==> flow/design.v <==
`timescale 1ns / 1ps
module atomik_delta_acc #(
    parameter DELTA_WIDTH = 64       
)(
    input  wire                     clk,             
    input  wire                     rst_n,           
    input  wire [DELTA_WIDTH-1:0]   delta_in,        
    input  wire                     delta_valid,     
    input  wire [DELTA_WIDTH-1:0]   initial_state_in,    
    input  wire                     load_initial,        
    output wire [DELTA_WIDTH-1:0]   initial_state_out,       
    output wire [DELTA_WIDTH-1:0]   delta_accumulator_out,   
    output wire                     accumulator_zero     
);
    reg [DELTA_WIDTH-1:0] initial_state;
    reg [DELTA_WIDTH-1:0] delta_accumulator;
    always @(posedge clk or negedge rst_n) begin
        if (!rst_n) begin
            initial_state     <= {DELTA_WIDTH{1'b0}};
            delta_accumulator <= {DELTA_WIDTH{1'b0}};
        end
        else begin
            if (load_initial) begin
                initial_state     <= initial_state_in;
                delta_accumulator <= {DELTA_WIDTH{1'b0}};   
            end
            if (delta_valid) begin
                delta_accumulator <= delta_accumulator ^ delta_in;
            end
        end
    end
    assign initial_state_out     = initial_state;
    assign delta_accumulator_out = delta_accumulator;
    assign accumulator_zero = ~(|delta_accumulator);
endmodule
`timescale 1ns / 1ps
module atomik_parallel_acc #(
    parameter DELTA_WIDTH = 64,      
    parameter N_BANKS     = 4,       
    parameter BANK_SEL_W  = (N_BANKS > 1) ? $clog2(N_BANKS) : 1   
)(
    input  wire                              clk,
    input  wire                              rst_n,
    input  wire [DELTA_WIDTH-1:0]            delta_in,
    input  wire                              delta_valid,
    input  wire [N_BANKS*DELTA_WIDTH-1:0]    delta_parallel_in,
    input  wire [N_BANKS-1:0]                delta_parallel_valid,
    input  wire                              parallel_mode,
    input  wire [DELTA_WIDTH-1:0]            initial_state_in,
    input  wire                              load_initial,
    output wire [DELTA_WIDTH-1:0]            current_state,
    output wire [DELTA_WIDTH-1:0]            merged_accumulator,
    output wire                              accumulator_zero,
    output wire [BANK_SEL_W-1:0]             current_bank,
    output wire [N_BANKS-1:0]                bank_active
);
    reg [DELTA_WIDTH-1:0] initial_state  ;
    reg [BANK_SEL_W-1:0] bank_sel;
    always @(posedge clk or negedge rst_n) begin
        if (!rst_n) begin
            initial_state <= {DELTA_WIDTH{1'b0}};
        end
        else if (load_initial) begin
            initial_state <= initial_state_in;
        end
    end
    always @(posedge clk or negedge rst_n) begin
        if (!rst_n) begin
            bank_sel <= {BANK_SEL_W{1'b0}};
        end
        else if (load_initial) begin
            bank_sel <= {BANK_SEL_W{1'b0}};
        end
        else if (!parallel_mode && delta_valid) begin
            if (bank_sel == N_BANKS - 1)
                bank_sel <= {BANK_SEL_W{1'b0}};
            else
                bank_sel <= bank_sel + 1'b1;
        end
    end
    wire [N_BANKS-1:0] bank_delta_valid;
    wire [DELTA_WIDTH-1:0] bank_delta_in [0:N_BANKS-1];
    genvar gi;
    generate
        for (gi = 0; gi < N_BANKS; gi = gi + 1) begin : bank_input_mux
            assign bank_delta_valid[gi] = parallel_mode
                ? delta_parallel_valid[gi]
                : (delta_valid && (bank_sel == gi));
            assign bank_delta_in[gi] = parallel_mode
                ? delta_parallel_in[(gi+1)*DELTA_WIDTH-1 -: DELTA_WIDTH]
                : delta_in;
        end
    endgenerate
    wire [DELTA_WIDTH-1:0] bank_acc [0:N_BANKS-1];
    generate
        for (gi = 0; gi < N_BANKS; gi = gi + 1) begin : banks
            atomik_delta_acc #(
                .DELTA_WIDTH(DELTA_WIDTH)
            ) u_bank (
                .clk                  (clk),
                .rst_n                (rst_n),
                .delta_in             (bank_delta_in[gi]),
                .delta_valid          (bank_delta_valid[gi]),
                .initial_state_in     ({DELTA_WIDTH{1'b0}}),
                .load_initial         (load_initial),
                .initial_state_out    (),   
                .delta_accumulator_out(bank_acc[gi]),
                .accumulator_zero     ()    
            );
        end
    endgenerate
    wire [DELTA_WIDTH-1:0] merge_node [0:2*N_BANKS-2];
    generate
        for (gi = 0; gi < N_BANKS; gi = gi + 1) begin : merge_leaf
            assign merge_node[gi] = bank_acc[gi];
        end
        for (gi = 0; gi < N_BANKS - 1; gi = gi + 1) begin : merge_inner
            assign merge_node[N_BANKS + gi] = merge_node[2*gi] ^ merge_node[2*gi + 1];
        end
    endgenerate
    wire [DELTA_WIDTH-1:0] merged_acc_comb  ;
    assign merged_acc_comb = merge_node[2*N_BANKS - 2];
    wire [DELTA_WIDTH-1:0] state_recon  ;
    assign state_recon        = initial_state ^ merged_acc_comb;
    assign current_state      = state_recon;
    assign merged_accumulator = merged_acc_comb;
    assign accumulator_zero   = ~(|merged_acc_comb);
    assign current_bank = bank_sel;
    assign bank_active  = bank_delta_valid;
endmodule
module atomik_top_parallel #(
    parameter integer SYS_CLK_HZ = 94_500_000,
    parameter integer BAUD_RATE  = 115200,
    parameter integer N_BANKS    = 4
)(
    input  wire       sys_clk,
    input  wire       sys_rst_n,
    input  wire       uart_rx,
    output wire       uart_tx,
    output wire [5:0] led
);
    wire clk_int;
    wire pll_lock;
    assign clk_int  = sys_clk;
    assign pll_lock = 1'b1;
    reg [15:0] por_cnt;
    always @(posedge sys_clk or negedge sys_rst_n) begin
        if (!sys_rst_n)
            por_cnt <= 16'd0;
        else if (por_cnt != 16'hFFFF)
            por_cnt <= por_cnt + 16'd1;
    end
    wire por_done = (por_cnt == 16'hFFFF);
    reg [2:0] rst_sync;
    always @(posedge clk_int or negedge sys_rst_n) begin
        if (!sys_rst_n)
            rst_sync <= 3'b000;
        else
            rst_sync <= {rst_sync[1:0], (por_done & pll_lock)};
    end
    wire internal_rst_n = rst_sync[2];
    reg [23:0] heartbeat_cnt;
    always @(posedge clk_int or negedge internal_rst_n) begin
        if (!internal_rst_n)
            heartbeat_cnt <= 24'd0;
        else
            heartbeat_cnt <= heartbeat_cnt + 24'd1;
    end
    localparam integer BAUD_DIV = SYS_CLK_HZ / BAUD_RATE;
    localparam integer HALF_BIT = BAUD_DIV / 2;
    reg [15:0] rx_baud_cnt;
    reg [3:0]  rx_bit_cnt;
    reg [7:0]  rx_shift;
    reg [7:0]  rx_data;
    reg        rx_valid;
    reg [1:0]  rx_state;
    reg [2:0]  rx_sync;
    wire rx_pin = rx_sync[2];
    always @(posedge clk_int or negedge internal_rst_n) begin
        if (!internal_rst_n)
            rx_sync <= 3'b111;
        else
            rx_sync <= {rx_sync[1:0], uart_rx};
    end
    localparam RX_IDLE  = 2'd0;
    localparam RX_START = 2'd1;
    localparam RX_DATA  = 2'd2;
    localparam RX_STOP  = 2'd3;
    always @(posedge clk_int or negedge internal_rst_n) begin
        if (!internal_rst_n) begin
            rx_state    <= RX_IDLE;
            rx_baud_cnt <= 16'd0;
            rx_bit_cnt  <= 4'd0;
            rx_shift    <= 8'd0;
            rx_data     <= 8'd0;
            rx_valid    <= 1'b0;
        end else begin
            rx_valid <= 1'b0;
            case (rx_state)
                RX_IDLE: begin
                    if (!rx_pin) begin
                        rx_state    <= RX_START;
                        rx_baud_cnt <= 16'd0;
                    end
                end
                RX_START: begin
                    if (rx_baud_cnt == HALF_BIT[15:0]) begin
                        if (!rx_pin) begin
                            rx_state    <= RX_DATA;
                            rx_baud_cnt <= 16'd0;
                            rx_bit_cnt  <= 4'd0;
                        end else begin
                            rx_state <= RX_IDLE;
                        end
                    end else begin
                        rx_baud_cnt <= rx_baud_cnt + 16'd1;
                    end
                end
                RX_DATA: begin
                    if (rx_baud_cnt == BAUD_DIV[15:0] - 1) begin
                        rx_baud_cnt <= 16'd0;
                        rx_shift    <= {rx_pin, rx_shift[7:1]};
                        if (rx_bit_cnt == 4'd7)
                            rx_state <= RX_STOP;
                        else
                            rx_bit_cnt <= rx_bit_cnt + 4'd1;
                    end else begin
                        rx_baud_cnt <= rx_baud_cnt + 16'd1;
                    end
                end
                RX_STOP: begin
                    if (rx_baud_cnt == BAUD_DIV[15:0] - 1) begin
                        rx_data  <= rx_shift;
                        rx_valid <= 1'b1;
                        rx_state <= RX_IDLE;
                    end else begin
                        rx_baud_cnt <= rx_baud_cnt + 16'd1;
                    end
                end
            endcase
        end
    end
    reg [15:0] tx_baud_cnt;
    reg [3:0]  tx_bit_cnt;
    reg [7:0]  tx_shift;
    reg        tx_busy;
    reg        tx_out;
    reg        tx_start;
    reg [7:0]  tx_data;
    assign uart_tx = tx_out;
    always @(posedge clk_int or negedge internal_rst_n) begin
        if (!internal_rst_n) begin
            tx_baud_cnt <= 16'd0;
            tx_bit_cnt  <= 4'd0;
            tx_shift    <= 8'hFF;
            tx_busy     <= 1'b0;
            tx_out      <= 1'b1;
        end else begin
            if (!tx_busy && tx_start) begin
                tx_shift    <= tx_data;
                tx_busy     <= 1'b1;
                tx_bit_cnt  <= 4'd0;
                tx_baud_cnt <= 16'd0;
                tx_out      <= 1'b0;
            end else if (tx_busy) begin
                if (tx_baud_cnt == BAUD_DIV[15:0] - 1) begin
                    tx_baud_cnt <= 16'd0;
                    tx_bit_cnt  <= tx_bit_cnt + 4'd1;
                    case (tx_bit_cnt)
                        4'd0, 4'd1, 4'd2, 4'd3, 4'd4, 4'd5, 4'd6, 4'd7: begin
                            tx_out   <= tx_shift[0];
                            tx_shift <= {1'b1, tx_shift[7:1]};
                        end
                        4'd8: tx_out <= 1'b1;
                        4'd9: begin
                            tx_busy <= 1'b0;
                            tx_out  <= 1'b1;
                        end
                        default: begin
                            tx_busy <= 1'b0;
                            tx_out  <= 1'b1;
                        end
                    endcase
                end else begin
                    tx_baud_cnt <= tx_baud_cnt + 16'd1;
                end
            end
        end
    end
    reg         par_delta_valid;
    reg  [63:0] par_delta_in;
    reg         par_load_initial;
    reg  [63:0] par_initial_state_in;
    wire [63:0] par_current_state;
    wire [63:0] par_merged_acc;
    wire        par_acc_zero;
    atomik_parallel_acc #(
        .DELTA_WIDTH (64),
        .N_BANKS     (N_BANKS)
    ) u_parallel_acc (
        .clk                  (clk_int),
        .rst_n                (internal_rst_n),
        .delta_in             (par_delta_in),
        .delta_valid          (par_delta_valid),
        .delta_parallel_in    ({N_BANKS*64{1'b0}}),
        .delta_parallel_valid ({N_BANKS{1'b0}}),
        .parallel_mode        (1'b0),    
        .initial_state_in     (par_initial_state_in),
        .load_initial         (par_load_initial),
        .current_state        (par_current_state),
        .merged_accumulator   (par_merged_acc),
        .accumulator_zero     (par_acc_zero),
        .current_bank         (),
        .bank_active          ()
    );
    localparam CMD_IDLE      = 4'd0;
    localparam CMD_LOAD      = 4'd1;
    localparam CMD_ACCUM     = 4'd2;
    localparam CMD_READ      = 4'd3;
    localparam CMD_READ_WAIT = 4'd4;
    localparam CMD_STATUS    = 4'd5;
    localparam CMD_TX_START  = 4'd7;
    localparam CMD_TX_WAIT   = 4'd8;
    localparam CMD_TX_DONE   = 4'd9;
    reg [3:0]  cmd_state;
    reg [3:0]  byte_cnt;
    reg [63:0] cmd_buffer;
    reg [63:0] tx_buffer;
    reg [3:0]  tx_byte_cnt;
    reg [3:0]  tx_bytes_total;
    reg        cmd_active;
    always @(posedge clk_int or negedge internal_rst_n) begin
        if (!internal_rst_n) begin
            cmd_state            <= CMD_IDLE;
            byte_cnt             <= 4'd0;
            cmd_buffer           <= 64'd0;
            tx_buffer            <= 64'd0;
            tx_byte_cnt          <= 4'd0;
            tx_bytes_total       <= 4'd0;
            tx_start             <= 1'b0;
            tx_data              <= 8'd0;
            cmd_active           <= 1'b0;
            par_delta_valid      <= 1'b0;
            par_delta_in         <= 64'd0;
            par_load_initial     <= 1'b0;
            par_initial_state_in <= 64'd0;
        end else begin
            tx_start         <= 1'b0;
            par_delta_valid  <= 1'b0;
            par_load_initial <= 1'b0;
            case (cmd_state)
                CMD_IDLE: begin
                    cmd_active <= 1'b0;
                    if (rx_valid) begin
                        case (rx_data)
                            8'h4C: begin   
                                cmd_state  <= CMD_LOAD;
                                byte_cnt   <= 4'd0;
                                cmd_buffer <= 64'd0;
                                cmd_active <= 1'b1;
                            end
                            8'h41: begin   
                                cmd_state  <= CMD_ACCUM;
                                byte_cnt   <= 4'd0;
                                cmd_buffer <= 64'd0;
                                cmd_active <= 1'b1;
                            end
                            8'h52: begin   
                                cmd_state  <= CMD_READ;
                                cmd_active <= 1'b1;
                            end
                            8'h53: begin   
                                cmd_state  <= CMD_STATUS;
                                cmd_active <= 1'b1;
                            end
                            default: ;
                        endcase
                    end
                end
                CMD_LOAD: begin
                    if (rx_valid) begin
                        cmd_buffer <= {cmd_buffer[55:0], rx_data};
                        if (byte_cnt == 4'd7) begin
                            par_initial_state_in <= {cmd_buffer[55:0], rx_data};
                            par_load_initial     <= 1'b1;
                            cmd_state            <= CMD_IDLE;
                            cmd_active           <= 1'b0;
                        end else begin
                            byte_cnt <= byte_cnt + 4'd1;
                        end
                    end
                end
                CMD_ACCUM: begin
                    if (rx_valid) begin
                        cmd_buffer <= {cmd_buffer[55:0], rx_data};
                        if (byte_cnt == 4'd7) begin
                            par_delta_in    <= {cmd_buffer[55:0], rx_data};
                            par_delta_valid <= 1'b1;
                            cmd_state       <= CMD_IDLE;
                            cmd_active      <= 1'b0;
                        end else begin
                            byte_cnt <= byte_cnt + 4'd1;
                        end
                    end
                end
                CMD_READ: begin
                    cmd_state <= CMD_READ_WAIT;
                end
                CMD_READ_WAIT: begin
                    tx_buffer      <= par_current_state;
                    tx_byte_cnt    <= 4'd0;
                    tx_bytes_total <= 4'd8;
                    cmd_state      <= CMD_TX_START;
                end
                CMD_STATUS: begin
                    tx_buffer      <= {par_acc_zero, 63'd0};
                    tx_byte_cnt    <= 4'd0;
                    tx_bytes_total <= 4'd1;
                    cmd_state      <= CMD_TX_START;
                end
                CMD_TX_START: begin
                    if (tx_byte_cnt < tx_bytes_total) begin
                        tx_data     <= tx_buffer[63:56];
                        tx_buffer   <= {tx_buffer[55:0], 8'd0};
                        tx_start    <= 1'b1;
                        tx_byte_cnt <= tx_byte_cnt + 4'd1;
                        cmd_state   <= CMD_TX_WAIT;
                    end else begin
                        cmd_state <= CMD_IDLE;
                    end
                end
                CMD_TX_WAIT: begin
                    if (tx_busy)
                        cmd_state <= CMD_TX_DONE;
                end
                CMD_TX_DONE: begin
                    if (!tx_busy) begin
                        if (tx_byte_cnt < tx_bytes_total)
                            cmd_state <= CMD_TX_START;
                        else
                            cmd_state <= CMD_IDLE;
                    end
                end
                default: cmd_state <= CMD_IDLE;
            endcase
        end
    end
    reg [19:0] rx_activity;
    always @(posedge clk_int or negedge internal_rst_n) begin
        if (!internal_rst_n)
            rx_activity <= 20'd0;
        else if (rx_valid)
            rx_activity <= 20'hFFFFF;
        else if (rx_activity != 20'd0)
            rx_activity <= rx_activity - 20'd1;
    end
    assign led[5] = ~pll_lock;
    assign led[4] = ~heartbeat_cnt[23];
    assign led[3] = ~cmd_active;
    assign led[2] = ~par_acc_zero;
    assign led[1] = ~tx_busy;
    assign led[0] = ~(rx_activity != 20'd0);
endmodule
From RTL to reports: atomik_top_parallel
What the tools print for atomik_top_parallel, step after step.
Line numbers count from 1 in the design file above.
The mark - stands for no value.
- top module: atomik_top_parallel
- clock port: sys_clk
- cell library: sky130hd
- timing corner: tt_025C_1v80

After elaboration
Yosys after proc, flatten, opt, wreduce and memory -nomap, before mapping. Print and check cells are not counted.
- noted register bits after elaboration: 733
- noted $lt $le $gt $ge: 1
- bitwise logic cells: 13
- noted add/subtract/negate cells: 10
- equality and inequality tests at 50
- muxes and demuxes at 81
- reduce/logical cells: 49
- operator list (cell ; number):
    XOR 64 bit ; 8
    2-to-1 mux 64 bit ; 6
    case mux 64 bit (select 3 bit) ; 1
    2-to-1 mux 56 bit ; 3
    case mux 56 bit (select 2 bit) ; 1
    2-to-1 mux 16 bit ; 7
    2-to-1 mux 4 bit ; 18
    OR reduction 64 bit ; 1
    case mux 16 bit (select 4 bit) ; 1
    adder 16 x 1 -> 16 bit with constant B ; 3
    2-to-1 mux 20 bit ; 2
    == test 4 x 3 -> 1 bit with constant B ; 9
    == test 16 x 10 -> 1 bit with constant B ; 2
    == test 8 x 7 -> 1 bit with constant B ; 4
    case mux 4 bit (select 2 bit) ; 4
    2-to-1 mux 8 bit ; 4
    inequality test 2 bit with constant B ; 14
    case mux 4 bit (select 7 bit) ; 1
    nonzero test 2 bit ; 12
    adder 24 x 1 -> 24 bit with constant B ; 1
    subtractor 20 x 1 -> 20 bit with constant B ; 1
    nonzero test 20 bit ; 1
    2-to-1 mux 1 bit ; 20
    2-to-1 mux 2 bit ; 9
    == test 16 bit with constant B ; 1
    inequality test 16 bit with constant B ; 1
    == test 16 x 9 -> 1 bit with constant B ; 1
    adder 4 x 1 -> 4 bit with constant B ; 4
Not listed: further kinds 29, cells in them 64.

Logic depth
Longest topological path by Yosys (ltp), each cell counted once; first at word level (registers and memories cut), then after technology mapping (sequential cells cut; the memories' decode and read muxes count).
- depth after elaboration: 6
- ABC_AREA at 0
- noted gate-level depth with buffers: 10

Synthesis result
Yosys stat after the flow's synthesis: flattened, memories mapped to cells. It holds for the ABC_AREA given above (unset counts as 0); a run with the other value may have another netlist.
- cell types (cell ; number):
    sky130_fd_sc_hd__dfrtp_1 ; 724
    sky130_fd_sc_hd__o21ai_0 ; 648
    sky130_fd_sc_hd__nand2_1 ; 776
    sky130_fd_sc_hd__xnor2_1 ; 276
    sky130_fd_sc_hd__mux2_2 ; 202
    sky130_fd_sc_hd__clkbuf_1 ; 164
    sky130_fd_sc_hd__nor2_1 ; 152
    sky130_fd_sc_hd__dfstp_2 ; 14
    sky130_fd_sc_hd__a221oi_1 ; 39
    sky130_fd_sc_hd__xor2_1 ; 33
    sky130_fd_sc_hd__ha_1 ; 19
    sky130_fd_sc_hd__buf_1 ; 61
    sky130_fd_sc_hd__nand4_1 ; 31
    sky130_fd_sc_hd__a21oi_1 ; 37
    sky130_fd_sc_hd__nand3_1 ; 30
    sky130_fd_sc_hd__nand2b_1 ; 22
    sky130_fd_sc_hd__inv_1 ; 36
    sky130_fd_sc_hd__and3_1 ; 20
Other cell types: 56; their cells: 184.
- area of sequential cells: 18485.2 um^2
- noted mapped area: 33967.6 um^2
- noted cell count: 3468
- noted flip-flop cells: 738
- buffer cells at 240
The figures by module come from a second, unflattened synthesis with its own total; it is not the netlist above.
- cells (unflattened synthesis): 4664
- area (unflattened synthesis) at 48048.6 um^2
Rows give one instance, submodules left out.
- by module (module ; instances ; area (um^2) ; cells ; seq. area (um^2)):
    atomik_delta_acc #(DELTA_WIDTH=64) ; 4 ; 5718.0 ; 496 ; 3203.1
    atomik_top_parallel ; 1 ; 17585.6 ; 1582 ; 10427.5
    atomik_parallel_acc ; 1 ; 7591.0 ; 1098 ; 1651.6

Path before layout
Path of least setup slack by OpenSTA after synthesis, without wires, with an ideal clock, recovery checks aside; 20% of the period is set as input and as output delay. Where synthesis merged equal registers, the netlist keeps one of their names.
- kind: register to output
- from: register rx_activity[10]
- to: output led[0]
- noted arrival: 1.723 ns
- data required time at 8.000 ns
- period at 10.0 ns
- stages on the path: 5
- path delay at 1.723 ns
- noted path slack: 6.277 ns
- synthesis period reached: 3.723 ns
"path delay" is the arrival time less input delay plus setup time.
A path that ends at an output port has no setup time.
"stages on the path": output pins that drive a net of the path, with the launching flip-flop's if there is one; two outputs of one cell count as two.
"synthesis period reached" is the clock period less the worst setup slack; recovery checks do not enter. This is arithmetic on one report: input and output delays are still those of the set period (20% each).
The rows between start and end are the longest chain of elaborated cells between them; the timing report does not say that the signal goes this way. Where chains are equally long, one stands for them.
Each line given opens the expression or statement behind the cell; cells for indexed reads and writes are added by Yosys, which also makes memories of some case tables.
At most two assigning lines are given for a register; there are more.
- cell sequence: sky130_fd_sc_hd__dfrtp_1 sky130_fd_sc_hd__or4_1 sky130_fd_sc_hd__nor4_4 sky130_fd_sc_hd__and2_1 sky130_fd_sc_hd__clkbuf_1
- cells in the longest elaborated chain: 2
- noted elaborated cells on any way between the ends: 2
- ends and longest elaborated chain, post-synthesis (item ; line ; text):
    from (decl) ; 448 ; reg [19:0] rx_activity;
    from (assign) ; 451 ; rx_activity <= 20'd0;
    from (assign) ; 455 ; rx_activity <= rx_activity - 20'd1;
    nonzero test 20 bit ; 462 ; assign led[0] = ~(rx_activity != 20'd0);
    inverter 1 bit ; 462 ;
    to (decl) ; 140 ; output wire [5:0] led

Path in the finished layout
Path of least setup slack in the final report of run A (OpenROAD, finished layout, wires in). Where an end is a register, its clock arrival counts in the times.
- kind: register to output
- from: register u_parallel_acc.banks[3].u_bank.delta_accumulator[62]
- to: output led[2]
- stages on the path: 8
- data required time at 4.34 ns
- noted arrival: 3.29 ns
- noted path slack: 1.05 ns
- period at 5.43 ns
The rows between start and end are the longest chain of elaborated cells between them; the timing report does not say that the signal goes this way. Where chains are equally long, one stands for them.
At most two assigning lines are given for a register; there are more.
- cell sequence: sky130_fd_sc_hd__dfrtp_1 sky130_fd_sc_hd__xor2_1 sky130_fd_sc_hd__xnor2_1 sky130_fd_sc_hd__or4_1 sky130_fd_sc_hd__nor4_2 sky130_fd_sc_hd__nand4_1 sky130_fd_sc_hd__buf_4 sky130_fd_sc_hd__clkdlybuf4s50_1
- cells in the longest elaborated chain: 3
- noted elaborated cells on any way between the ends: 3
- noted RTL lines with such cells: 2
- ends and longest elaborated chain, post-layout (item ; line ; text):
    from (decl) ; 16 ; reg [DELTA_WIDTH-1:0] delta_accumulator;
    from (assign) ; 20 ; delta_accumulator <= {DELTA_WIDTH{1'b0}};
    from (assign) ; 28 ; delta_accumulator <= delta_accumulator ^ delta_in;
    XOR 64 bit (2 in a row) ; 118 ; assign merge_node[N_BANKS + gi] = merge_node[2*gi] ^ merge_node[2*gi + 1];
    OR reduction 64 bit ; 127 ; assign accumulator_zero   = ~(|merged_acc_comb);
    to (decl) ; 140 ; output wire [5:0] led

Data sheet: physical implementation of atomik_top_parallel

Record of 6 stored runs of the RTL-to-layout flow on atomik_top_parallel, platform sky130hd. The runs are unordered. Constraints: input delay and output delay 20% of the set period each, output load 0.01 pF.
"period reached" is the run's clock period less its worst setup slack. It is reckoned from that one timing run; input and output delays stay at 20% of the period that was set.
By "time on the worst setup path" is meant the share of the clock period that the worst setup path is allowed (20% is reserved at inputs, 20% at outputs), minus its slack. Clock arrival times at its registers enter into it.
"power consumption" rests on the timing tool's default activity at the inputs, not on a simulated workload.

Run A
Settings were CELL_PAD_IN_SITES_DETAIL_PLACEMENT = 0; CORE_UTILIZATION = 22; CTS_CLUSTER_DIAMETER = 278; CTS_CLUSTER_SIZE = 29; GPL_ROUTABILITY_DRIVEN = 1; SETUP_SLACK_MARGIN = 0.77; SLEW_MARGIN = 20; period_ns = 5.43; CAP_MARGIN = 20; CORE_MARGIN = 2
- post-synthesis cell area at 33967.6 um^2
- noted the die area: 157557.0 um^2
- noted the standard-cell area of the final layout: 36871.6 um^2
- utilization in the final report: 24.0%
- noted the setup slack of the worst path: 1.052 ns
- setup TNS at 0.000 ns
- power consumption: 0.008292 W
- period reached: 4.378 ns
- time on the worst setup path at 3.29 ns
- critical path kind: register to output

Run B
Settings were CELL_PAD_IN_SITES_DETAIL_PLACEMENT = 2; CELL_PAD_IN_SITES_GLOBAL_PLACEMENT = 1; CORE_UTILIZATION = 19; CTS_CLUSTER_DIAMETER = 121; GPL_ROUTABILITY_DRIVEN = 0; GPL_TIMING_DRIVEN = 0; HOLD_SLACK_MARGIN = -0.04; MAX_ROUTING_LAYER = met4; MIN_ROUTING_LAYER = met2; TNS_END_PERCENT = 65; period_ns = 4.53; CAP_MARGIN = 20; CORE_MARGIN = 2; SLEW_MARGIN = 20
- post-synthesis cell area at 33967.6 um^2
- noted the die area: 182175.0 um^2
- noted the standard-cell area of the final layout: 40640.2 um^2
- utilization in the final report: 22.8%
- noted the setup slack of the worst path: 0.033 ns
- setup TNS at 0.000 ns
- power consumption: 0.014027 W
- period reached: 4.497 ns
- time on the worst setup path at 3.59 ns
- critical path kind: register to output

Run C
Settings were CELL_PAD_IN_SITES_DETAIL_PLACEMENT = 2; CTS_CLUSTER_DIAMETER = 121; GPL_ROUTABILITY_DRIVEN = 0; HOLD_SLACK_MARGIN = -0.04; period_ns = 4.53; CAP_MARGIN = 20; CORE_MARGIN = 2; CORE_UTILIZATION = 40; SLEW_MARGIN = 20
- post-synthesis cell area at 33967.6 um^2
- noted the die area: 87267.1 um^2
- noted the standard-cell area of the final layout: 37796.2 um^2
- utilization in the final report: 45.1%
- noted the setup slack of the worst path: 0.007 ns
- setup TNS at 0.000 ns
- power consumption: 0.013816 W
- period reached: 4.523 ns
- time on the worst setup path at 3.62 ns
- critical path kind: register to output

Run D
Settings were CELL_PAD_IN_SITES_DETAIL_PLACEMENT = 2; CELL_PAD_IN_SITES_GLOBAL_PLACEMENT = 1; CORE_UTILIZATION = 19; CTS_CLUSTER_DIAMETER = 121; GPL_ROUTABILITY_DRIVEN = 0; HOLD_SLACK_MARGIN = -0.04; MAX_ROUTING_LAYER = met4; MIN_ROUTING_LAYER = met2; period_ns = 4.53; CAP_MARGIN = 20; CORE_MARGIN = 2; SLEW_MARGIN = 20
- post-synthesis cell area at 33967.6 um^2
- noted the die area: 182175.0 um^2
- noted the standard-cell area of the final layout: 39801.9 um^2
- utilization in the final report: 22.4%
- noted the setup slack of the worst path: 0.120 ns
- setup TNS at 0.000 ns
- power consumption: 0.014457 W
- period reached: 4.410 ns
- time on the worst setup path at 3.50 ns
- critical path kind: register to output

Run E
Settings were CORE_UTILIZATION = 40; PLACE_DENSITY = 0.6; SETUP_SLACK_MARGIN = 0.93; period_ns = 5.71; CAP_MARGIN = 20; CORE_MARGIN = 2; SLEW_MARGIN = 20
- post-synthesis cell area at 33967.6 um^2
- noted the die area: 87267.1 um^2
- noted the standard-cell area of the final layout: 37873.8 um^2
- utilization in the final report: 45.2%
- noted the setup slack of the worst path: 0.972 ns
- setup TNS at 0.000 ns
- power consumption: 0.010928 W
- period reached: 4.738 ns
- time on the worst setup path at 3.60 ns
- critical path kind: register to output

Run F
Settings were CORE_UTILIZATION = 47; PLACE_DENSITY = 0.6; period_ns = 5.71; CAP_MARGIN = 20; CORE_MARGIN = 2; SLEW_MARGIN = 20
- post-synthesis cell area at 33967.6 um^2
- noted the die area: 74438.9 um^2
- noted the standard-cell area of the final layout: 37349.6 um^2
- utilization in the final report: 52.2%
- noted the setup slack of the worst path: 0.862 ns
- setup TNS at 0.000 ns
- power consumption: 0.010459 W
- period reached: 4.848 ns
- time on the worst setup path at 3.71 ns
- critical path kind: register to output
